==> flow/design.v <==
module i16_mul(
    input signed [15:0] A,
    input signed [15:0] B,
    output signed [31:0] P
);
assign P = A * B;
endmodule
module i18_mul(
    input signed [17:0] A,
    input signed [15:0] B_coef,
    output signed [33:0] P
);
assign P = A * B_coef;
endmodule
module i36_acc(
    input signed [33:0] A,
    input signed [31:0] B,
    input signed [35:0] _Z,
    output signed [35:0] S
);
wire signed [35:0] A_ext = {{2{A[33]}}, A};
wire signed [35:0] B_ext = {{4{B[31]}}, B};
assign S = A_ext + B_ext + _Z;
endmodule
module i36_delay(
    input CLK,
    input RST,
    input signed [35:0] STORE,
    output reg signed [35:0] READ
);
always @ (posedge CLK, negedge RST) begin
    if (!RST) begin
        READ <= 0;
    end else begin
        READ <= STORE;
    end
end
endmodule
module i36_trunc(
    input signed [35:0] A,
    output reg signed [15:0] B_sat,
    output reg signed [17:0] B
);
wire signed [35:0] shifted_inter = (A >>> 14);
wire signed [21:0] shifted = shifted_inter[21:0];
always @(*) begin
    B = $signed(shifted[17:0]);
    if (shifted > 22'sd32767) B_sat = 16'sd32767;
    else if (shifted < -22'sd32768) B_sat = -16'sd32768;
    else B_sat = $signed(shifted[15:0]);
end
endmodule
module i16_biquad(
    input CLK, RST,
    input unsigned [15:0] A,
    output signed [15:0] B,
    input signed [15:0] b_0,
    input signed [15:0] b_1,
    input signed [15:0] b_2,
    input signed [15:0] a_1,
    input signed [15:0] a_2
);
wire signed [17:0] feedback;
wire signed [31:0] P_b0;
wire signed [31:0] P_b1;
wire signed [31:0] P_b2;
wire signed [33:0] P_a1;
wire signed [33:0] P_a2;
wire signed [35:0] S_0;
wire signed [35:0] S_1;
wire signed [35:0] S_2;
wire signed [35:0] Z_0;
wire signed [35:0] Z_1;
i16_mul mul_b0(
    .A(A),
    .B(b_0),
    .P(P_b0)
);
i16_mul mul_b1(
    .A(A),
    .B(b_1),
    .P(P_b1)
);
i16_mul mul_b2(
    .A(A),
    .B(b_2),
    .P(P_b2)
);
i18_mul mul_a1(
    .A(feedback),
    .B_coef(a_1),
    .P(P_a1)
);
i18_mul mul_a2(
    .A(feedback),
    .B_coef(a_2),
    .P(P_a2)
);
i36_acc ACC_0(
    .A(P_a2),
    .B(P_b2),
    ._Z(36'sd0),
    .S(S_0)
);
i36_acc ACC_1(
    .A(P_a1),
    .B(P_b1),
    ._Z(Z_0),
    .S(S_1)
);
i36_acc ACC_2(
    .A(34'sd0),
    .B(P_b0),
    ._Z(Z_1),
    .S(S_2)
);
i36_delay DELAY_0(
    .CLK(CLK),
    .RST(RST),
    .STORE(S_0),
    .READ(Z_0)
);
i36_delay DELAY_1(
    .CLK(CLK),
    .RST(RST),
    .STORE(S_1),
    .READ(Z_1)
);
i36_trunc OUT(
    .A(S_2),
    .B(feedback),
    .B_sat(B)
);
endmodule
; Step by step through the tools: i16_biquad
; Module i16_biquad before and after one edit of its RTL, step after step.
; Lines under "before" count in the file above, lines under "after" in the edited file.
; "delta" is "after" less "before", of the values as shown; "change_rel_pct" is that difference over "before", in percent.
; Cell names lack the library's common part.
; Not given: n/a
[inputs]
design = i16_biquad
clock_port = CLK
library = sky130hd
pvt_corner = tt_025C_1v80

; Diff
; The edit as a unified diff against the file above.
; The edit is scripted: it alters the design's behaviour and was not made to optimise anything.
; begin of diff
@@ -4,5 +4,5 @@
     output signed [31:0] P
 );
-assign P = A * B;
+assign P = A + B;
 endmodule
 module i18_mul(
; end of diff

; After elaboration
; Source: Yosys, flattened and elaborated, memories not mapped. Widths are those after wreduce; folded enables and synchronous resets count as part of the registers. Registers that Yosys merges into a memory's read port (data or address) are not register bits. Print and check cells do not count. Equal cells are merged and count once.
[bits]
columns = item, before, after, delta, change_rel_pct
row1 = regBits, 71, 71, 0, 0.00
row2 = out_inout_bits, 16, 16, 0, 0.00
[classes]
columns = item, before, after, delta, change_rel_pct
row1 = addsub, 4, 7, 3, 75.00
row2 = n_mul, 5, 2, -3, -60.00
row3 = n_cmp, 2, 2, 0, 0.00
row4 = muxes, 2, 2, 0, 0.00
[op_table]
columns = cell, before, after, delta, change_rel_pct
row1 = 16-bit by 16-bit multiplier with 32-bit output, 3, 0, -3, -100.00
row2 = 16-bit by 16-bit adder with 17-bit output, 0, 3, 3, n/a
row3 = 34-bit by 32-bit adder with 35-bit output, 2, 0, -2, -100.00
row4 = 34-bit by 17-bit adder with 35-bit output, 0, 2, 2, n/a
row5 = 32-bit by 36-bit adder with 36-bit output, 1, 0, -1, -100.00
row6 = 17-bit by 36-bit adder with 36-bit output, 0, 1, 1, n/a
; Unchanged operator kinds not shown: 5.

; Logic depth
; Yosys ltp: most cells in a row. Word level: on the elaborated netlist, between registers, memories and ports. Mapped: between sequential cells and ports; inverters and the memories' decode and read muxes count.
[depth]
columns = item, before, after, delta, change_rel_pct
row1 = ltp_word, 5, 5, 0, 0.00
row2 = abc_area, 0, 0, n/a, n/a
row3 = mapped_depth, 52, 40, -12, -23.08
row4 = ltp_nobuf, 50, 39, -11, -22.00

; Synthesis result
; Yosys stat after the flow's synthesis: flattened, memories mapped to cells. It holds for the ABC_AREA given above (unset counts as 0); a run with the other value may have another netlist.
[synth_totals]
columns = item, before, after, delta, change_rel_pct
row1 = cells, 6004, 3067, -2937, -48.92
row2 = synth_area_um2, 57450.1, 29062.9, -28387.2, -49.41
row3 = seq_area_um2, 1776.7, 1776.7, 0.0, 0.00
row4 = flip_flops, 71, 71, 0, 0.00
row5 = buffers, 223, 105, -118, -52.91
[by_type]
columns = cell, before, after, delta, change_rel_pct
row1 = inv_1, 1830, 867, -963, -52.62
row2 = fa_1, 1629, 741, -888, -54.51
row3 = and2_1, 647, 247, -400, -61.82
row4 = nand2_1, 669, 332, -337, -50.37
row5 = ha_1, 402, 231, -171, -42.54
row6 = clkbuf_1, 218, 93, -125, -57.34
row7 = nor2_1, 51, 86, 35, 68.63
row8 = nand2b_1, 45, 12, -33, -73.33
row9 = xnor2_1, 91, 67, -24, -26.37
row10 = a21oi_2, 14, 0, -14, -100.00
row11 = nor3_1, 5, 14, 9, 180.00
row12 = a21oi_1, 73, 65, -8, -10.96
row13 = buf_1, 2, 10, 8, 400.00
row14 = xor2_1, 27, 20, -7, -25.93
row15 = a21boi_0, 0, 7, 7, n/a
row16 = nand4_1, 10, 4, -6, -60.00
row17 = o21ai_0, 24, 29, 5, 20.83
row18 = o21ai_1, 10, 5, -5, -50.00
; Unchanged cell types not shown: 12.
; The list need not be complete.
; By module: a second synthesis without flattening, with its own total; a netlist apart from the flattened one above.
[hier_totals]
columns = item, before, after, delta, change_rel_pct
row1 = cells_unflattened, 7025, 3993, -3032, -43.16
row2 = area_unflattened_um2, 62627.6, 35545.3, -27082.3, -43.24
; Rows give one instance, submodules left out.
[by_module_before]
columns = module, instances, n_cells, area_um2, mod_seq_area_um2
row1 = i16_mul, 3, 1126, 10035.9, 0.0
row2 = i18_mul, 2, 1251, 10975.5, 0.0
row3 = i36_acc, 3, 337, 2747.6, 0.0
row4 = i36_delay, 2, 36, 900.9, 900.9
row5 = i36_trunc, 1, 61, 520.5, 0.0
row6 = i16_biquad, 1, 1, 3.8, 0.0
[by_module_after]
columns = module, instances, n_cells, area_um2, mod_seq_area_um2
row1 = i18_mul, 2, 1265, 11159.5, 0.0
row2 = i36_acc, 3, 323, 2726.4, 0.0
row3 = i16_mul, 3, 120, 907.1, 0.0
row4 = i36_delay, 2, 36, 900.9, 900.9
row5 = i36_trunc, 1, 61, 520.5, 0.0
row6 = i16_biquad, 1, 1, 3.8, 0.0

; Worst setup path after synthesis
; OpenSTA on the mapped netlist: ideal clock, no wires. The path of least setup slack (recovery checks aside). Input and output delay are each 20% of the period. Register names are those of the netlist, which keeps one name where synthesis merged equal registers.
[synth_path]
columns = item, before, after, delta, change_rel_pct
row1 = path_type, input to register, input to register, n/a, n/a
row2 = startpoint, in A[15], in A[6], n/a, n/a
row3 = endpoint, reg DELAY_1.READ[32], reg DELAY_1.READ[30], n/a, n/a
row4 = period_ns, 16.0, 16.0, 0.0, 0.00
row5 = t_first_pin_ns, 3.200, 3.200, 0.000, 0.00
row6 = arrival_ns, 15.828, 11.637, -4.191, -26.48
row7 = t_required_ns, 15.868, 15.869, 0.001, 0.01
row8 = path_slack_ns, 0.041, 4.232, 4.191, n/a
row9 = delay_ns, 12.760, 8.568, -4.192, -32.85
row10 = path_stages, 46, 36, -10, -21.74
row11 = synth_period_reached_ns, 15.959, 11.768, -4.191, -26.26
; "delay_ns" = arrival - input delay + setup time.
; "path_stages": output pins that drive a net of the path, with the launching flip-flop's if there is one; two outputs of one cell count as two.
; "synth_period_reached_ns" is the clock period less the worst setup slack; recovery checks do not enter. This is arithmetic on one report: input and output delays are still those of the set period (20% each).
; The rows between start and end are the longest chain of elaborated cells between them; the timing report does not say that the signal goes this way. Where chains are equally long, one stands for them.
; Each line given opens the expression or statement behind the cell; cells for indexed reads and writes are added by Yosys, which also makes memories of some case tables.
[synth_between_before]
cell_sequence = clkbuf_1 -> clkbuf_1 -> nand2_1 -> fa_1 -> inv_1 -> fa_1 -> inv_1 -> fa_1 -> fa_1 -> inv_1 -> fa_1 -> inv_1 -> fa_1 -> inv_1 -> ha_1 -> clkbuf_1 -> a21o_1 -> a21oi_1 -> [... 10 more ...] -> inv_1 -> fa_1 -> inv_1 -> fa_1 -> inv_1 -> fa_1 -> inv_1 -> fa_1 -> inv_1 -> ha_1 -> a21o_1 -> a21o_1 -> a21oi_1 -> o21ai_1 -> a311o_1 -> a2111oi_2 -> nor3_1 -> xor2_1
elab_chain_len = 5
cells_between = 6
cone_classes = add/sub: 3; mul: 3
[synth_rtl_before]
columns = item, line
row1 = from (decl), 55  ; input unsigned [15:0] A,
row2 = 16-bit by 16-bit multiplier with 32-bit output, 6  ; assign P = A * B;
row3 = 32-bit by 36-bit adder with 36-bit output, 23  ; assign S = A_ext + B_ext + _Z;
row4 = 18-bit by 16-bit multiplier with 34-bit output, 13  ; assign P = A * B_coef;
row5 = 34-bit by 32-bit adder with 35-bit output, 23
row6 = 35-bit by 35-bit adder with 36-bit output, 23
row7 = to (assign), 33  ; READ <= 0;
row8 = to (assign), 35  ; READ <= STORE;
row9 = to (decl), 29  ; output reg signed [35:0] READ
[synth_between_after]
cell_sequence = inv_1 -> fa_1 -> inv_1 -> ha_1 -> a211oi_2 -> o21bai_1 -> o211ai_2 -> a21oi_4 -> a31oi_4 -> o21ai_1 -> a21oi_1 -> o21bai_1 -> a21oi_1 -> xnor2_1 -> clkbuf_1 -> and2_1 -> fa_1 -> inv_1 -> fa_1 -> fa_1 -> inv_1 -> fa_1 -> fa_1 -> fa_1 -> ha_1 -> ha_1 -> a21o_1 -> a21oi_1 -> nor2_1 -> a211oi_1 -> a211oi_1 -> o21a_1 -> o31a_1 -> o31ai_1 -> a21boi_0 -> xor2_1
elab_chain_len = 5
cells_between = 6
cone_classes = add/sub: 5; mul: 1
[synth_rtl_after]
columns = item, line
row1 = from (decl), 55  ; input unsigned [15:0] A,
row2 = 16-bit by 16-bit adder with 17-bit output, 6  ; assign P = A + B;
row3 = 17-bit by 36-bit adder with 36-bit output, 23  ; assign S = A_ext + B_ext + _Z;
row4 = 18-bit by 16-bit multiplier with 34-bit output, 13  ; assign P = A * B_coef;
row5 = 34-bit by 17-bit adder with 35-bit output, 23
row6 = 35-bit by 35-bit adder with 36-bit output, 23
row7 = to (assign), 33  ; READ <= 0;
row8 = to (assign), 35  ; READ <= STORE;
row9 = to (decl), 29  ; output reg signed [35:0] READ

; Worst path after layout
; From the final timing report of the runs of pair A: the path of least setup slack in the routed layout; clock arrival at registers is part of the times.
[layout_path]
columns = item, before, after, delta, change_rel_pct
row1 = path_type, input to register, input to register, n/a, n/a
row2 = startpoint, in b_0[2], in A[10], n/a, n/a
row3 = endpoint, reg DELAY_0.READ[34], reg DELAY_1.READ[30], n/a, n/a
row4 = period_ns, 15.8, 15.8, 0.0, 0.00
row5 = t_first_pin_ns, 3.16, 3.16, 0.00, 0.00
row6 = arrival_ns, 15.73, 13.83, -1.90, -12.08
row7 = t_required_ns, 16.08, 16.06, -0.02, -0.12
row8 = path_slack_ns, 0.35, 2.24, 1.89, n/a
row9 = path_stages, 52, 35, -17, -32.69
; The rows between start and end are the longest chain of elaborated cells between them; the timing report does not say that the signal goes this way. Where chains are equally long, one stands for them.
[layout_between_before]
cell_sequence = buf_4 -> buf_12 -> buf_4 -> and2_4 -> fa_2 -> buf_6 -> fa_1 -> inv_2 -> fa_1 -> inv_1 -> fa_2 -> fa_1 -> fa_1 -> ha_4 -> nand2_4 -> nor3b_4 -> a32o_2 -> a21oi_4 -> [... 16 more ...] -> inv_2 -> fa_1 -> inv_1 -> fa_1 -> inv_1 -> fa_1 -> inv_2 -> ha_4 -> nand4_1 -> buf_4 -> nor4_4 -> o211ai_1 -> o21ai_1 -> buf_4 -> o221ai_4 -> o2111ai_4 -> a21oi_2 -> xnor2_1
elab_chain_len = 4
cells_between = 4
cone_classes = add/sub: 2; mul: 2
[layout_rtl_before]
columns = item, line
row1 = from (decl), 57  ; input signed [15:0] b_0,
row2 = 16-bit by 16-bit multiplier with 32-bit output, 6  ; assign P = A * B;
row3 = 32-bit by 36-bit adder with 36-bit output, 23  ; assign S = A_ext + B_ext + _Z;
row4 = 18-bit by 16-bit multiplier with 34-bit output, 13  ; assign P = A * B_coef;
row5 = 34-bit by 32-bit adder with 35-bit output, 23
row6 = to (assign), 33  ; READ <= 0;
row7 = to (assign), 35  ; READ <= STORE;
row8 = to (decl), 29  ; output reg signed [35:0] READ
[layout_between_after]
cell_sequence = clkdlybuf4s50_1 -> fa_1 -> ha_1 -> a21oi_1 -> o21ai_0 -> nor3_1 -> a21oi_4 -> a31oi_4 -> o21ai_1 -> a21oi_1 -> o21bai_1 -> a21oi_1 -> xnor2_2 -> buf_4 -> and2_1 -> fa_1 -> fa_1 -> inv_1 -> fa_1 -> inv_1 -> fa_1 -> fa_1 -> fa_1 -> ha_1 -> ha_1 -> a21o_1 -> a21oi_1 -> nor2_1 -> a211oi_1 -> a211oi_1 -> o21a_1 -> o31a_1 -> o31ai_1 -> a21boi_0 -> xor2_1
elab_chain_len = 5
cells_between = 6
cone_classes = add/sub: 5; mul: 1
[layout_rtl_after]
columns = item, line
row1 = from (decl), 55  ; input unsigned [15:0] A,
row2 = 16-bit by 16-bit adder with 17-bit output, 6  ; assign P = A + B;
row3 = 17-bit by 36-bit adder with 36-bit output, 23  ; assign S = A_ext + B_ext + _Z;
row4 = 18-bit by 16-bit multiplier with 34-bit output, 13  ; assign P = A * B_coef;
row5 = 34-bit by 17-bit adder with 35-bit output, 23
row6 = 35-bit by 35-bit adder with 36-bit output, 23
row7 = to (assign), 33  ; READ <= 0;
row8 = to (assign), 35  ; READ <= STORE;
row9 = to (decl), 29  ; output reg signed [35:0] READ

; Flow runs
; Both versions went through the flow (Yosys, OpenROAD) with the same settings in each pair. Constraints: input delay and output delay 20% of the set period each, output load 0.01 pF.
[settings_pair_A]
CORE_UTILIZATION = 40
period_ns = 15.8
CAP_MARGIN = 20
CORE_MARGIN = 2
SLEW_MARGIN = 20
[measured_pair_A]
columns = item, before, after, delta, change_rel_pct
row1 = post_synth_area_um2, 57450.1, 29062.9, -28387.2, -49.41
row2 = design_die_area_um2, 146674.0, 74829.6, -71844.4, -48.98
row3 = post_route_stdcell_area_um2, 65530.3, 31695.4, -33834.9, -51.63
row4 = fin_util_frac, 0.458, 0.442, -0.016, n/a
row5 = worst_setup_slack_ns, 0.346, 2.238, 1.892, n/a
row6 = timing.setup.tns_ns, 0.000, 0.000, 0.000, n/a
row7 = fin_hold_ws_ns, 0.622, 0.507, -0.115, n/a
row8 = achievedPeriod_ns, 15.454, 13.562, -1.892, -12.24
[settings_pair_B]
CAP_MARGIN = 25
CELL_PAD_IN_SITES_GLOBAL_PLACEMENT = 3
CORE_ASPECT_RATIO = 0.86
CORE_UTILIZATION = 33
CTS_CLUSTER_DIAMETER = 261
GPL_ROUTABILITY_DRIVEN = 0
PLACE_DENSITY_LB_ADDON = 0.16
SETUP_SLACK_MARGIN = -1.2
SLEW_MARGIN = 40
period_ns = 17.1
CORE_MARGIN = 2
[measured_pair_B]
columns = item, before, after, delta, change_rel_pct
row1 = post_synth_area_um2, 57450.1, 29062.9, -28387.2, -49.41
row2 = design_die_area_um2, 177455.0, 90466.8, -86988.2, -49.02
row3 = post_route_stdcell_area_um2, 62454.9, 31858.1, -30596.8, -48.99
row4 = fin_util_frac, 0.362, 0.366, 0.004, n/a
row5 = worst_setup_slack_ns, -0.465, 3.181, 3.646, n/a
row6 = timing.setup.tns_ns, -1.470, 0.000, 1.470, n/a
row7 = fin_hold_ws_ns, 0.752, 0.486, -0.266, n/a
row8 = achievedPeriod_ns, 17.565, 13.919, -3.646, -20.76
; By "achievedPeriod_ns" is meant the clock period of the run minus its worst setup slack. This is arithmetic on one report: input and output delays are still those of the set period (20% each).
